==> flow/design.v <==
module alu_top (
    input             clk,
    input      [7:0]  a,
    input      [7:0]  b,
    input      [3:0]  sel,
    output reg [15:0] out
);
    reg  [7:0]  a_q, b_q;
    reg  [3:0]  sel_q;
    wire [15:0] alu_out;
    always @(posedge clk) begin
        a_q   <= a;
        b_q   <= b;
        sel_q <= sel;
        out   <= alu_out;
    end
    alu u_alu (.a(a_q), .b(b_q), .sel(sel_q), .out(alu_out));
endmodule

`timescale 1ns / 1ps
module alu(
    input [7:0] a,b,
    input [3:0] sel,
    output reg [15:0] out
    );
    always@(*)
        begin
            case(sel)
                4'b0000 : out=a+b;
                4'b0001 : out=a+1;
                4'b0010 : out=a-b;
                4'b0011 : out=a*b;
                4'b0100 : out=(b==0) ? 16'd0 : a/b;
                4'b0101 : out=(b==0) ? 16'd0 : a%b;
                4'b0110 : out=a&b;
                4'b0111 : out=a|b;
                4'b1000 : out=~(a&b);
                4'b1001 : out=~(a|b);
                4'b1010 : out=a^b;
                default: out=0;
            endcase        
        end    
endmodule
# == From RTL to reports: alu_top ==
# The steps from the RTL of alu_top to its reports follow in flow order.
# Line numbers count from 1 in the design file above.
# A cell with n/a has no value.
# setup
top,alu_top
clock_port,clk
library,sky130hd
corner,tt_025C_1v80

# == After elaboration ==
# Source: Yosys, flattened and elaborated, memories not mapped. Widths are those after wreduce; folded enables and synchronous resets count as part of the registers. Registers that Yosys merges into a memory's read port (data or address) are not register bits. Print and check cells do not count. Equal cells are merged and count once.
# bits
reg_bits,36
input_bits,21
output_inout_bits,16
# classes
addsub,3
n_mul,1
div,2
equal,10
muxes,3
logic,5
reduce_and_logical,2
# op_table
operator,n
parallel mux 16 bit (select 11 bit),1
divider 8 x 8 -> 16 bit,1
modulo 8 x 8 -> 16 bit,1
multiplier 8 x 8 -> 16 bit,1
inverter 16 bit,2
2-to-1 mux 16 bit,2
equality test 4 x 3 -> 1 bit with constant B,4
equality test 4 bit with constant B,3
adder 8 x 1 -> 9 bit with constant B,1
adder 8 x 8 -> 9 bit,1
subtractor 8 x 8 -> 9 bit,1
equality test 4 x 2 -> 1 bit with constant B,2
AND 8 bit,1
bitwise OR 8 bit,1
XOR 8 bit,1
logical NOT 8 bit,1
equality test 4 x 1 -> 1 bit with constant B,1
logical NOT 4 bit,1

# == Logic depth ==
# Yosys ltp: most cells in a row. Word level: on the elaborated netlist, between registers, memories and ports. Mapped: between sequential cells and ports; inverters and the memories' decode and read muxes count.
# depth
word_depth,3
ABC_AREA,0
depth_mapped,154
mapped_depth_nobuf,147

# == Mapped cells and area ==
# The flow's flattened synthesis, as Yosys stat reports it; memories are mapped. The netlist is that of the ABC_AREA named above (0 if unset); the other value can give another one.
# synth_totals
cells,1384
synth_area_um2,10532.6
ffs,36
n_buf,40
# types
type,n,type_area_um2
sky130_fd_sc_hd__ha_1,170,2127.04
sky130_fd_sc_hd__fa_1,39,780.749
sky130_fd_sc_hd__dfxtp_1,36,720.691
sky130_fd_sc_hd__nor2_1,156,585.562
sky130_fd_sc_hd__xnor2_1,51,446.678
sky130_fd_sc_hd__nand2_1,108,405.389
sky130_fd_sc_hd__o21a_1,50,375.36
sky130_fd_sc_hd__a21oi_1,74,370.355
sky130_fd_sc_hd__inv_1,97,364.099
sky130_fd_sc_hd__nor3_1,64,320.307
sky130_fd_sc_hd__o21ai_0,61,305.293
sky130_fd_sc_hd__a21o_1,35,262.752
sky130_fd_sc_hd__mux2_2,21,236.477
sky130_fd_sc_hd__mux2i_1,17,170.163
sky130_fd_sc_hd__nand3_1,32,160.154
sky130_fd_sc_hd__xor2_1,16,140.134
sky130_fd_sc_hd__o211ai_1,17,127.622
sky130_fd_sc_hd__or3_1,20,125.12
# Not listed: further types 82, cells in them 320.
# By module: a second synthesis without flattening, with its own total; a netlist apart from the flattened one above.
# unflattened
cells_unflattened,1326
hier_area_um2,10314.9
# Each row is one instance without its submodules.
# by_module
mod,instances,n_cells,mod_area_um2,mod_seq_area_um2
alu,1,1290,9594.2,0.0
alu_top,1,36,720.7,720.7

# == Worst setup path after synthesis ==
# Path of least setup slack by OpenSTA after synthesis, without wires, with an ideal clock, recovery checks aside; 20% of the period is set as input and as output delay. Where synthesis merged equal registers, the netlist keeps one of their names.
# synth_timing
kind,register to register
from,reg b_q[1]
to,reg out[2]
tclk_ps,32000
t_arrival_ps,30052
required_time_ps,31878
path_slack_ps,1826
path_delay_ps,30174
driving_pins,140
path_buffers,7
synth_period_reached_ps,30174
# "path_delay_ps" is the arrival time less input delay plus setup time.
# "driving_pins" counts driving pins, that of a launching flip-flop among them; a cell with two outputs on the path counts twice.
# "synth_period_reached_ps" = period - worst setup slack (recovery checks aside). The figure is calculated, with input and output delays left at 20% of the set period.
# The rows between start and end are the longest chain of elaborated cells between them; the timing report does not say that the signal goes this way. Where chains are equally long, one stands for them.
# Each line given opens the expression or statement behind the cell; cells for indexed reads and writes are added by Yosys, which also makes memories of some case tables.
# synth_via
cell_sequence,sky130_fd_sc_hd__dfxtp_1 > sky130_fd_sc_hd__clkinv_1 > sky130_fd_sc_hd__ha_1 > sky130_fd_sc_hd__o21a_1 > sky130_fd_sc_hd__o21ai_0 > sky130_fd_sc_hd__o21bai_1 > sky130_fd_sc_hd__ha_1 > sky130_fd_sc_hd__a21oi_1 > sky130_fd_sc_hd__or4_1 > sky130_fd_sc_hd__o31a_1 > sky130_fd_sc_hd__nor2_1 > sky130_fd_sc_hd__ha_1 > sky130_fd_sc_hd__o21a_1 > sky130_fd_sc_hd__o22ai_1 > sky130_fd_sc_hd__mux2_2 > sky130_fd_sc_hd__ha_1 > sky130_fd_sc_hd__a21oi_1 > sky130_fd_sc_hd__nand2_1 > [... 104 more ...] > sky130_fd_sc_hd__inv_1 > sky130_fd_sc_hd__nand3_1 > sky130_fd_sc_hd__or3_1 > sky130_fd_sc_hd__buf_2 > sky130_fd_sc_hd__clkbuf_1 > sky130_fd_sc_hd__a21oi_1 > sky130_fd_sc_hd__fa_1 > sky130_fd_sc_hd__a21o_1 > sky130_fd_sc_hd__a21o_1 > sky130_fd_sc_hd__a21o_1 > sky130_fd_sc_hd__a21oi_1 > sky130_fd_sc_hd__o21bai_1 > sky130_fd_sc_hd__a21oi_1 > sky130_fd_sc_hd__o21a_1 > sky130_fd_sc_hd__nand2_2 > sky130_fd_sc_hd__nor4_4 > sky130_fd_sc_hd__nor3_1 > sky130_fd_sc_hd__a311o_1
elab_chain_cells,3
cone_cells,9
classes_between,add/sub: 2; mul: 1; div: 2; mux: 3; reduce/logical: 1
# synth_lines
element,line,text
from (decl),8,"reg  [7:0]  a_q, b_q;"
from (assign),13,b_q   <= b;
modulo 8 x 8 -> 16 bit,34,4'b0101 : out=(b==0) ? 16'd0 : a%b;
2-to-1 mux 16 bit,34,
parallel mux 16 bit (select 11 bit),28,case(sel)
to (assign),15,out   <= alu_out;
to (decl),6,output reg [15:0] out

# == Timing after layout ==
# Path of least setup slack in the final report of flow run B (OpenROAD, finished layout, wires in). Where an end is a register, its clock arrival counts in the times.
# The report prints the path's times to 10 ps; the period is as set.
# layout_timing
kind,register to register
from,reg b_q[6]
to,reg out[4]
tclk_ps,32000
t_arrival_ps,30150
required_time_ps,32110
path_slack_ps,1950
driving_pins,134
path_buffers,3
# The rows between start and end are the longest chain of elaborated cells between them; the timing report does not say that the signal goes this way. Where chains are equally long, one stands for them.
# layout_via
cell_sequence,sky130_fd_sc_hd__dfxtp_1 > sky130_fd_sc_hd__or4_4 > sky130_fd_sc_hd__or3_4 > sky130_fd_sc_hd__o21bai_1 > sky130_fd_sc_hd__ha_1 > sky130_fd_sc_hd__a21oi_1 > sky130_fd_sc_hd__nand2_1 > sky130_fd_sc_hd__o31a_1 > sky130_fd_sc_hd__nor2_1 > sky130_fd_sc_hd__ha_1 > sky130_fd_sc_hd__o21a_1 > sky130_fd_sc_hd__o22ai_4 > sky130_fd_sc_hd__mux2_2 > sky130_fd_sc_hd__ha_1 > sky130_fd_sc_hd__o211ai_1 > sky130_fd_sc_hd__nand2_1 > sky130_fd_sc_hd__a41o_1 > sky130_fd_sc_hd__mux2_2 > [... 98 more ...] > sky130_fd_sc_hd__inv_2 > sky130_fd_sc_hd__nand3_1 > sky130_fd_sc_hd__or3_4 > sky130_fd_sc_hd__nor2_1 > sky130_fd_sc_hd__a21oi_1 > sky130_fd_sc_hd__fa_1 > sky130_fd_sc_hd__a21o_1 > sky130_fd_sc_hd__a21o_1 > sky130_fd_sc_hd__a21o_1 > sky130_fd_sc_hd__a21oi_1 > sky130_fd_sc_hd__o21bai_1 > sky130_fd_sc_hd__a21oi_2 > sky130_fd_sc_hd__o21a_1 > sky130_fd_sc_hd__nand2_2 > sky130_fd_sc_hd__nor4_4 > sky130_fd_sc_hd__buf_6 > sky130_fd_sc_hd__mux2i_2 > sky130_fd_sc_hd__o221ai_1
elab_chain_cells,3
cone_cells,6
classes_between,div: 2; mux: 3; reduce/logical: 1
# layout_lines
element,line,text
from (decl),8,"reg  [7:0]  a_q, b_q;"
from (assign),13,b_q   <= b;
modulo 8 x 8 -> 16 bit,34,4'b0101 : out=(b==0) ? 16'd0 : a%b;
2-to-1 mux 16 bit,34,
parallel mux 16 bit (select 11 bit),28,case(sel)
to (assign),15,out   <= alu_out;
to (decl),6,output reg [15:0] out

Hand-over note for alu_top

Top module alu_top; platform sky130hd; tools Yosys and OpenROAD; 4 stored runs in no particular order. Input and output delays are each 20% of the period that was set; the output load is 0.01 pF.
"clock_period_reached_ps" means the clock period less the worst setup slack. The figure is calculated, with input and output delays left at 20% of the set period.
"worst_path_time_ps" = time allowed to the worst setup path (clock period - input delay - output delay, where it has them) - its slack; a late launch clock adds to it, a late capture clock takes from it.
"worst_path_time_ps" is given in steps of 10 ps.

Flow run A, flow files:
==> flow/run.sh <==
#!/bin/bash
# the make line also repeats the synthesis and layout settings of config.mk as NAME=value (left out here)
make -C /OpenROAD-flow-scripts/flow DESIGN_CONFIG=/design/flow/config.mk WORK_HOME=/design/flow/orfs CLKGATE_MAP_FILE= finish
==> flow/config.mk <==
export PLATFORM = sky130hd
export DESIGN_NAME = alu_top
export DESIGN_NICKNAME = alu_top
export VERILOG_FILES = /design/flow/design.v
export SDC_FILE = /design/flow/constraint.sdc
export NUM_CORES = 4
export LEC_CHECK = 0
export ABC_AREA = 1
export CAP_MARGIN = 0
export CELL_PAD_IN_SITES_DETAIL_PLACEMENT = 2
export CELL_PAD_IN_SITES_GLOBAL_PLACEMENT = 2
export CORE_ASPECT_RATIO = 0.86
export CORE_MARGIN = 2
export CORE_UTILIZATION = 70
export CTS_CLUSTER_DIAMETER = 335
export GPL_ROUTABILITY_DRIVEN = 0
export GPL_TIMING_DRIVEN = 1
export HOLD_SLACK_MARGIN = 0.28
export PLACE_DENSITY_LB_ADDON = 0.1
export SLEW_MARGIN = 40
export TNS_END_PERCENT = 60
==> flow/constraint.sdc <==
create_clock -name core_clock -period 19.3 [get_ports {clk}]
set_input_delay 3.8600 -clock core_clock [delete_from_list [all_inputs] [get_ports {clk}]]
set_output_delay 3.8600 -clock core_clock [all_outputs]
set_load 0.01 [all_outputs]

Flow run A: did not finish, placement stopped with FLW-0024

Flow run B, flow files:
==> flow/run.sh <==
#!/bin/bash
# the make line also repeats the synthesis and layout settings of config.mk as NAME=value (left out here)
make -C /OpenROAD-flow-scripts/flow DESIGN_CONFIG=/design/flow/config.mk WORK_HOME=/design/flow/orfs CLKGATE_MAP_FILE= finish
==> flow/config.mk <==
export PLATFORM = sky130hd
export DESIGN_NAME = alu_top
export DESIGN_NICKNAME = alu_top
export VERILOG_FILES = /design/flow/design.v
export SDC_FILE = /design/flow/constraint.sdc
export NUM_CORES = 4
export LEC_CHECK = 0
export CAP_MARGIN = 20
export CELL_PAD_IN_SITES_DETAIL_PLACEMENT = 1
export CORE_ASPECT_RATIO = 1.14
export CORE_MARGIN = 2
export CORE_UTILIZATION = 40
export CTS_CLUSTER_SIZE = 51
export MAX_ROUTING_LAYER = met4
export MIN_ROUTING_LAYER = met1
export PLACE_DENSITY_LB_ADDON = 0.02
export SLEW_MARGIN = 20
==> flow/constraint.sdc <==
create_clock -name core_clock -period 32.0 [get_ports {clk}]
set_input_delay 6.4000 -clock core_clock [delete_from_list [all_inputs] [get_ports {clk}]]
set_output_delay 6.4000 -clock core_clock [all_outputs]
set_load 0.01 [all_outputs]

==> results of flow run B, as CSV <==
result,value
clock_period_reached_ps,30047
worst_path_time_ps,30050
path_kind,"register to register"
fin_util_frac,0.46
timing.setup.ws_ps,1953
setup_tns_ps,0
finish.stdcell_area_um2,11937.7
hold_worst_slack_ps,782
synth_area_um2,10532.6
total_die_area_um2,27648.2

Flow run C, flow files:
==> flow/run.sh <==
#!/bin/bash
# the make line also repeats the synthesis and layout settings of config.mk as NAME=value (left out here)
make -C /OpenROAD-flow-scripts/flow DESIGN_CONFIG=/design/flow/config.mk WORK_HOME=/design/flow/orfs CLKGATE_MAP_FILE= finish
==> flow/config.mk <==
export PLATFORM = sky130hd
export DESIGN_NAME = alu_top
export DESIGN_NICKNAME = alu_top
export VERILOG_FILES = /design/flow/design.v
export SDC_FILE = /design/flow/constraint.sdc
export NUM_CORES = 4
export LEC_CHECK = 0
export ABC_AREA = 1
export CAP_MARGIN = 20
export CELL_PAD_IN_SITES_GLOBAL_PLACEMENT = 2
export CORE_ASPECT_RATIO = 1.15
export CORE_MARGIN = 3
export CORE_UTILIZATION = 33
export GPL_TIMING_DRIVEN = 0
export HOLD_SLACK_MARGIN = 0.29
export PLACE_DENSITY = 0.38
export SETUP_SLACK_MARGIN = 1.94
export SLEW_MARGIN = 20
==> flow/constraint.sdc <==
create_clock -name core_clock -period 40.2 [get_ports {clk}]
set_input_delay 8.0400 -clock core_clock [delete_from_list [all_inputs] [get_ports {clk}]]
set_output_delay 8.0400 -clock core_clock [all_outputs]
set_load 0.01 [all_outputs]

==> results of flow run C, as CSV <==
result,value
clock_period_reached_ps,30437
worst_path_time_ps,30440
path_kind,"register to register"
fin_util_frac,0.372
timing.setup.ws_ps,9763
setup_tns_ps,0
finish.stdcell_area_um2,11599.9
hold_worst_slack_ps,727
synth_area_um2,10512.6
total_die_area_um2,34038.7

Flow run D, flow files:
==> flow/run.sh <==
#!/bin/bash
# the make line also repeats the synthesis and layout settings of config.mk as NAME=value (left out here)
make -C /OpenROAD-flow-scripts/flow DESIGN_CONFIG=/design/flow/config.mk WORK_HOME=/design/flow/orfs CLKGATE_MAP_FILE= finish
==> flow/config.mk <==
export PLATFORM = sky130hd
export DESIGN_NAME = alu_top
export DESIGN_NICKNAME = alu_top
export VERILOG_FILES = /design/flow/design.v
export SDC_FILE = /design/flow/constraint.sdc
export NUM_CORES = 4
export LEC_CHECK = 0
export CAP_MARGIN = 20
export CORE_MARGIN = 2
export CORE_UTILIZATION = 40
export SLEW_MARGIN = 20
==> flow/constraint.sdc <==
create_clock -name core_clock -period 19.5 [get_ports {clk}]
set_input_delay 3.9000 -clock core_clock [delete_from_list [all_inputs] [get_ports {clk}]]
set_output_delay 3.9000 -clock core_clock [all_outputs]
set_load 0.01 [all_outputs]

==> results of flow run D, as CSV <==
result,value
clock_period_reached_ps,26016
worst_path_time_ps,26020
path_kind,"register to register"
fin_util_frac,0.637
timing.setup.ws_ps,-6516
setup_tns_ps,-102154
finish.stdcell_area_um2,16562.1
hold_worst_slack_ps,762
synth_area_um2,10532.6
total_die_area_um2,27645.7

End of note.
